==> flow/design.v <==
 `timescale 1ns / 1ps
module calc_logic(
   input clk,
   input rst,
   input [4:0] keycode,
   input newkey,
   output [15:0] Xdisplay,
   output LED_NEG_digit,
   output LED_OVW
   );
   localparam[4:0] KEY_CE = 5'b01100,
                   KEY_CA = 5'b00100,
                   KEY_MULTI = 5'b01001,
                   KEY_SUB = 5'b01010,
                   KEY_ADD = 5'b01011,
                   KEY_SQR = 5'b00001,
                   KEY_CH_SIGN = 5'b00010,
                   KEY_EQUALS = 5'b00011;
   reg signed [17:0] X, nextX, Y, nextY, ANS;
   reg [1:0] OP, nextOP;
   wire ADD = (OP == KEY_ADD [1:0]);
   wire SUB = (OP == KEY_SUB [1:0]);
   wire MULTI = (OP == KEY_MULTI [1:0]);        
   wire OP_T2 = (newkey && (keycode[4:2] == 3'b010) );
   wire CA = (newkey && (keycode == KEY_CA) );             
   wire CE = (newkey && (keycode == KEY_CE) );
   wire digit = (newkey && (keycode[4] == 1'b1) );
   wire EQUALS = (newkey && (keycode == KEY_EQUALS) );
   wire SQR = (newkey && (keycode == KEY_SQR) );
   wire CH_SIGN = (newkey && (keycode == KEY_CH_SIGN) );
   wire [6:0] CONTROL = {CE, CA, OP_T2, digit, EQUALS, SQR, CH_SIGN};  
   wire signed [17:0] ANS_ADD, ANS_MULTI, ANS_SUB, ANS_SQR, ANS_CH_SIGN;
   assign ANS_ADD = X+Y;
   assign ANS_SUB = Y-X;
   assign ANS_MULTI = X*Y;
   assign ANS_SQR = X*X;
   assign ANS_CH_SIGN = X*-1;  
   assign LED_OVW = X[16]; 
   assign Xdisplay = X[15:0];
   assign LED_NEG_digit = X[17];  
   always @ (ADD, MULTI, SUB, ANS_ADD, ANS_MULTI, ANS_SUB, X)
       case({ADD, SUB, MULTI})
           3'b100: ANS = ANS_ADD;
           3'b010: ANS = ANS_SUB;
           3'b001: ANS = ANS_MULTI;
           default: ANS = X;
       endcase   
   always @ (CONTROL, X, keycode, ANS, ANS_SQR, ANS_CH_SIGN)
       casez(CONTROL)
           7'b1000000: nextX = 18'b0;
           7'b?1?????: nextX = 18'b0;
           7'b0010000: nextX = 18'b0;
           7'b0001000: nextX = {X[12:0], keycode[3:0]};  
           7'b0000100: nextX = ANS;
           7'b0000010: nextX = ANS_SQR;
           7'b0000001: nextX = ANS_CH_SIGN;
           default: nextX = X;
       endcase
   always @ (posedge clk or posedge rst)
   begin
       if(rst) X <= 18'b0;
       else X <= nextX;
   end
   always @ (OP_T2, CA, Y, X)
       case({OP_T2, CA})
           2'b00: nextY = Y;
           2'b10: nextY = X;
           default: nextY = 18'b0;
       endcase
   always @ (posedge clk or posedge rst)
     begin
         if(rst) Y <= 18'b0;
         else Y <= nextY;
     end
   always @ (OP_T2, CA, keycode, OP)
       case({OP_T2, CA})
           2'b00: nextOP = OP;
           2'b10: nextOP = keycode[1:0];
           default: nextOP = 2'b0;
       endcase
   always @ (posedge clk or posedge rst)
     begin
         if(rst) OP <= 2'b0;
         else OP <= nextOP;
     end
   endmodule
Memo
Re: synthesis data of calc_logic

# Reports on calc_logic

Module calc_logic before and after one edit of its RTL, step after step.
"before" refers to lines of the RTL above, "after" to lines of the edited file.
"change" is "after" less "before", of the values as shown; "relative change" is that difference over "before", in percent.
Cell names lack the library's common part.
A cell with - has no value.

Top module: calc_logic
Clock port: clk
Standard-cell library: sky130hd
Corner: tt_025C_1v80

# Edit of the RTL

The edit as a unified diff against the file above.
The edited RTL no longer does the same as the RTL above: the edit was made by script, with no optimisation intended.

```diff
@@ -32,5 +32,5 @@
    wire signed [17:0] ANS_ADD, ANS_MULTI, ANS_SUB, ANS_SQR, ANS_CH_SIGN;
    assign ANS_ADD = X+Y;
-   assign ANS_SUB = Y-X;
+   assign ANS_SUB = Y^X;
    assign ANS_MULTI = X*Y;
    assign ANS_SQR = X*X;
```

# Word level

Yosys after proc, flatten, opt, wreduce and memory -nomap, before mapping. Memory bits, and registers merged into a memory's read port (data or address), are not among the register bits. Print and check cells are not counted. Equal cells are merged and count once.

Cells by class:

| item                             | before | after | change | relative change (%) |
| equal/unequal tests              | 20     | 20    | 0      | 0.00 |
| add/subtract/negate cells        | 3      | 2     | -1     | -33.33 |
| reductions and logical operators | 11     | 11    | 0      | 0.00 |
| multipliers                      | 2      | 2     | 0      | 0.00 |
| multiplexer cells                | 4      | 4     | 0      | 0.00 |
| bitwise gates (word level)       | 0      | 1     | +1     | - |

Operators with widths:

| cell                                                   | before | after | change | relative change (%) |
| subtractor 18 bit                                      | 1      | 0     | -1     | -100.00 |
| bitwise XOR 18 bit                                     | 0      | 1     | +1     | - |
| logical AND 1 bit                                      | 7      | 7     | 0      | 0.00 |
| equality test 2 bit (second input constant)            | 3      | 3     | 0      | 0.00 |
| equality test 3 x 2 -> 1 bit (second input constant)   | 2      | 2     | 0      | 0.00 |
| equality test 5 x 2 -> 1 bit (second input constant)   | 2      | 2     | 0      | 0.00 |
| multiplier 18 x 18 -> 18 bit                           | 2      | 2     | 0      | 0.00 |
| adder 18 bit                                           | 1      | 1     | 0      | 0.00 |
| equality test 2 x 1 -> 1 bit (second input constant)   | 1      | 1     | 0      | 0.00 |
| equality test 3 x 1 -> 1 bit (second input constant)   | 1      | 1     | 0      | 0.00 |
| equality test 3 bit (second input constant)            | 1      | 1     | 0      | 0.00 |
| equality test 5 x 1 -> 1 bit (second input constant)   | 1      | 1     | 0      | 0.00 |
| equality test 5 x 3 -> 1 bit (second input constant)   | 1      | 1     | 0      | 0.00 |
| equality test 5 x 4 -> 1 bit (second input constant)   | 1      | 1     | 0      | 0.00 |
| equality test 7 x 1 -> 1 bit (second input constant)   | 1      | 1     | 0      | 0.00 |
| equality test 7 x 2 -> 1 bit (second input constant)   | 1      | 1     | 0      | 0.00 |
| equality test 7 x 3 -> 1 bit (second input constant)   | 1      | 1     | 0      | 0.00 |
| equality test 7 x 4 -> 1 bit (second input constant)   | 1      | 1     | 0      | 0.00 |
| equality test 7 x 5 -> 1 bit (second input constant)   | 1      | 1     | 0      | 0.00 |
| equality test 7 bit (second input constant)            | 1      | 1     | 0      | 0.00 |
| logical NOT 2 bit                                      | 1      | 1     | 0      | 0.00 |
| inequality test 4 x 1 -> 1 bit (second input constant) | 1      | 1     | 0      | 0.00 |
| negation 18 bit                                        | 1      | 1     | 0      | 0.00 |
| parallel mux 18 bit (select 2 bit)                     | 1      | 1     | 0      | 0.00 |
| parallel mux 18 bit (select 3 bit)                     | 1      | 1     | 0      | 0.00 |
| parallel mux 18 bit (select 5 bit)                     | 1      | 1     | 0      | 0.00 |
| parallel mux 2 bit (select 2 bit)                      | 1      | 1     | 0      | 0.00 |
| AND reduction 2 bit                                    | 1      | 1     | 0      | 0.00 |

The list need not be complete.

Storage and ports:

| item                        | before | after | change | relative change (%) |
| input bits                  | 8      | 8     | 0      | 0.00 |
| flip-flop bits (word level) | 38     | 38    | 0      | 0.00 |
| cells after elaboration     | 43     | 43    | 0      | 0.00 |

# Depth

Depth = most cells in a row (Yosys ltp): at word level without a register or memory, in the mapped netlist without a sequential cell, where the memories' decode and read muxes count.

Logic depth:

| item                         | before | after | change | relative change (%) |
| depth after elaboration      | 6      | 6     | 0      | 0.00 |
| ABC_AREA                     | 0      | 0     | -      | - |
| mapped depth                 | 24     | 26    | +2     | +8.33 |
| mapped depth without buffers | 22     | 24    | +2     | +9.09 |

# After synthesis

Source: synth_stat.txt of the flow (Yosys; design flattened, memories mapped). It holds for the ABC_AREA given above (unset counts as 0); a run with the other value may have another netlist.

Cells by type:

| cell type | before | after | change | relative change (%) |
| inv_1     | 294    | 323   | +29    | +9.86 |
| a21oi_1   | 31     | 56    | +25    | +80.65 |
| and2_1    | 142    | 119   | -23    | -16.20 |
| nor2_1    | 62     | 39    | -23    | -37.10 |
| nand2_1   | 130    | 149   | +19    | +14.62 |
| xnor2_1   | 79     | 68    | -11    | -13.92 |
| a211oi_1  | 13     | 3     | -10    | -76.92 |
| a21o_1    | 11     | 21    | +10    | +90.91 |
| a221oi_1  | 3      | 12    | +9     | +300.00 |
| nor3_1    | 20     | 12    | -8     | -40.00 |
| o21a_1    | 15     | 8     | -7     | -46.67 |
| nand3_1   | 7      | 14    | +7     | +100.00 |
| xor2_1    | 26     | 20    | -6     | -23.08 |
| a22o_1    | 25     | 20    | -5     | -20.00 |
| or3_1     | 8      | 4     | -4     | -50.00 |
| mux2i_1   | 6      | 2     | -4     | -66.67 |
| or2_2     | 4      | 1     | -3     | -75.00 |
| a31oi_1   | 3      | 6     | +3     | +100.00 |

The list need not be complete.

Mapped netlist:

| item                               | before    | after     | change     | relative change (%) |
| sequential part of the area (mm^2) | 0.0009509 | 0.0009509 | 0.0000000  | 0.00 |
| synthesis area (mm^2)              | 0.012731  | 0.0124519 | -0.0002791 | -2.19 |
| mapped cells                       | 1466      | 1448      | -18        | -1.23 |
| buffer cells                       | 72        | 66        | -6         | -8.33 |
| flip-flop cells                    | 38        | 38        | 0          | 0.00 |

# Timing after synthesis

OpenSTA on the mapped netlist: ideal clock, no wires. The path of least setup slack (recovery checks aside). Input and output delay are each 20% of the period. Register names are those of the netlist, which keeps one name where synthesis merged equal registers.

Timing post-synthesis:

| item                          | before               | after                | change | relative change (%) |
| path kind                     | register -> register | register -> register | -      | - |
| from                          | register X[9]        | register X[2]        | -      | - |
| to                            | register X[17]       | register X[16]       | -      | - |
| path delay (ps)               | 6069                 | 5859                 | -210   | -3.46 |
| arrival time (ps)             | 5943                 | 5713                 | -230   | -3.87 |
| stages                        | 22                   | 23                   | +1     | +4.55 |
| path slack (ps)               | 1931                 | 2141                 | +210   | - |
| path buffers                  | 3                    | 3                    | 0      | 0.00 |
| required time (ps)            | 7874                 | 7854                 | -20    | -0.25 |
| clock period (ps)             | 8000                 | 8000                 | 0      | 0.00 |
| library setup time (ps)       | 126                  | 146                  | +20    | - |
| time at the first pin (ps)    | 0                    | 0                    | 0      | - |
| synthesis period reached (ps) | 6069                 | 5859                 | -210   | -3.46 |

"path delay" is the arrival time less input delay plus setup time.
"stages": output pins that drive a net of the path, with the launching flip-flop's if there is one; two outputs of one cell count as two.
"synthesis period reached" is the clock period less the worst setup slack; recovery checks do not enter. This is arithmetic on one report: input and output delays are still those of the set period (20% each).
Between the ends stands the longest chain of elaborated cells between them, by number of cells; it is not shown to be the way that was timed. Of several equally long chains one is given.
A line is the first line of the expression or statement that the cell stems from. Yosys adds cells for indexed reads and writes and turns some case tables into memories.

On the way, post-synthesis, before:
Path through: dfrtp_1 clkbuf_1 clkbuf_1 clkbuf_1 and2_1 fa_1 fa_1 ha_1 fa_1 inv_1 fa_1 fa_1 inv_1 ha_1 or3_1 o21bai_1 a311o_1 a21o_1 a21oi_1 xnor2_1 o22ai_1 a221o_1
Length of the longest elaborated chain: 3
Elaborated cells between the ends (all ways): 7
Source lines of those cells: 7

Ends and longest elaborated chain, post-synthesis, before:

| item                               | RTL line | source |
| from (decl)                        | 19       | `reg signed [17:0] X, nextX, Y, nextY, ANS;` |
| from (assign)                      | 61       | `if(rst) X <= 18'b0;` |
| from (assign)                      | 62       | `else X <= nextX;` |
| multiplier 18 x 18 -> 18 bit       | 35       | `assign ANS_MULTI = X*Y;` |
| parallel mux 18 bit (select 3 bit) | 42       | `case({ADD, SUB, MULTI})` |
| parallel mux 18 bit (select 5 bit) | 49       | `casez(CONTROL)` |
| to (assign)                        | 61       |  |
| to (assign)                        | 62       |  |
| to (decl)                          | 19       |  |

On the way, post-synthesis, after:
Path through: dfrtp_1 clkbuf_1 clkbuf_1 clkbuf_1 nand2_1 fa_1 fa_1 inv_1 ha_1 fa_1 inv_1 fa_1 fa_1 inv_1 ha_1 o21ai_0 nand2b_1 and3_1 a221oi_1 a21oi_1 xor2_1 a21oi_1 o311ai_0
Length of the longest elaborated chain: 3
Elaborated cells between the ends (all ways): 6
Source lines of those cells: 6

Ends and longest elaborated chain, post-synthesis, after:

| item                               | RTL line | source |
| from (decl)                        | 19       | `reg signed [17:0] X, nextX, Y, nextY, ANS;` |
| from (assign)                      | 61       | `if(rst) X <= 18'b0;` |
| from (assign)                      | 62       | `else X <= nextX;` |
| multiplier 18 x 18 -> 18 bit       | 35       | `assign ANS_MULTI = X*Y;` |
| parallel mux 18 bit (select 3 bit) | 42       | `case({ADD, SUB, MULTI})` |
| parallel mux 18 bit (select 5 bit) | 49       | `casez(CONTROL)` |
| to (assign)                        | 61       |  |
| to (assign)                        | 62       |  |
| to (decl)                          | 19       |  |

# Worst path after layout

From the final timing report of each run of set A: the path of least setup slack in the routed layout; clock arrival at registers is part of the times.
The path's times are printed in steps of 10 ps; the period is the one set.

Timing after layout:

| item                       | before               | after                | change | relative change (%) |
| path kind                  | register -> register | register -> register | -      | - |
| from                       | register X[9]        | register X[4]        | -      | - |
| to                         | register X[17]       | register X[16]       | -      | - |
| library setup time (ps)    | 110                  | 140                  | +30    | - |
| arrival time (ps)          | 6690                 | 6440                 | -250   | -3.74 |
| path buffers               | 0                    | 1                    | +1     | - |
| time at the first pin (ps) | 300                  | 290                  | -10    | -3.33 |
| required time (ps)         | 8180                 | 8140                 | -40    | -0.49 |
| stages                     | 21                   | 21                   | 0      | 0.00 |
| clock period (ps)          | 8000                 | 8000                 | 0      | 0.00 |
| path slack (ps)            | 1490                 | 1700                 | +210   | - |

Between the ends stands the longest chain of elaborated cells between them, by number of cells; it is not shown to be the way that was timed. Of several equally long chains one is given.

On the way, after layout, before:
Path through: dfrtp_1 and2_1 fa_1 fa_1 ha_1 inv_1 fa_1 inv_1 fa_1 inv_1 fa_1 inv_1 ha_1 or3_1 o21bai_1 a311o_1 a21o_1 a21oi_1 xnor2_1 o22ai_1 a221o_1
Length of the longest elaborated chain: 3
Elaborated cells between the ends (all ways): 7
Source lines of those cells: 7

Ends and longest elaborated chain, after layout, before:

| item                               | RTL line | source |
| from (decl)                        | 19       | `reg signed [17:0] X, nextX, Y, nextY, ANS;` |
| from (assign)                      | 61       | `if(rst) X <= 18'b0;` |
| from (assign)                      | 62       | `else X <= nextX;` |
| multiplier 18 x 18 -> 18 bit       | 35       | `assign ANS_MULTI = X*Y;` |
| parallel mux 18 bit (select 3 bit) | 42       | `case({ADD, SUB, MULTI})` |
| parallel mux 18 bit (select 5 bit) | 49       | `casez(CONTROL)` |
| to (assign)                        | 61       |  |
| to (assign)                        | 62       |  |
| to (decl)                          | 19       |  |

On the way, after layout, after:
Path through: dfrtp_1 buf_4 nand2_1 fa_1 inv_1 fa_1 inv_1 fa_1 fa_1 inv_1 fa_1 inv_1 fa_1 inv_1 ha_1 and3_1 a221oi_1 a21oi_1 xor2_1 a21oi_1 o311ai_0
Length of the longest elaborated chain: 3
Elaborated cells between the ends (all ways): 6
Source lines of those cells: 6

Ends and longest elaborated chain, after layout, after:

| item                               | RTL line | source |
| from (decl)                        | 19       | `reg signed [17:0] X, nextX, Y, nextY, ANS;` |
| from (assign)                      | 61       | `if(rst) X <= 18'b0;` |
| from (assign)                      | 62       | `else X <= nextX;` |
| multiplier 18 x 18 -> 18 bit       | 35       | `assign ANS_MULTI = X*Y;` |
| parallel mux 18 bit (select 3 bit) | 42       | `case({ADD, SUB, MULTI})` |
| parallel mux 18 bit (select 5 bit) | 49       | `casez(CONTROL)` |
| to (assign)                        | 61       |  |
| to (assign)                        | 62       |  |
| to (decl)                          | 19       |  |

# Flow runs

Runs of the flow (Yosys, OpenROAD) on both versions; the two runs of a pair have the same settings. The constraints put input and output delay at 20% of the set period each and load the outputs with 0.01 pF.

Settings, set A:
CORE_UTILIZATION: 40
period_ns: 8.0
CAP_MARGIN: 20
CORE_MARGIN: 2
SLEW_MARGIN: 20

Results, set A:

| item                                     | before    | after     | change     | relative change (%) |
| setup TNS (ps)                           | 0         | 0         | 0          | - |
| power consumption (W)                    | 0.001275  | 0.001875  | +0.000600  | +47.06 |
| standard-cell area after routing (mm^2)  | 0.0135755 | 0.0132577 | -0.0003178 | -2.34 |
| die footprint (mm^2)                     | 0.0332698 | 0.0325568 | -0.0007130 | -2.14 |
| chip area after synthesis (Yosys) (mm^2) | 0.012731  | 0.0124519 | -0.0002791 | -2.19 |
| smallest hold slack (ps)                 | 588       | 561       | -27        | - |
| post-layout utilization (%)              | 43.1      | 43.3      | +0.2       | - |
| clock period reached (ps)                | 6506      | 6301      | -205       | -3.15 |
| worst setup slack after layout (ps)      | 1494      | 1699      | +205       | - |

"clock period reached" means the clock period less the worst setup slack. The figure is calculated, with input and output delays left at 20% of the set period.
"power consumption" rests on the timing tool's default activity at the inputs, not on a simulated workload.
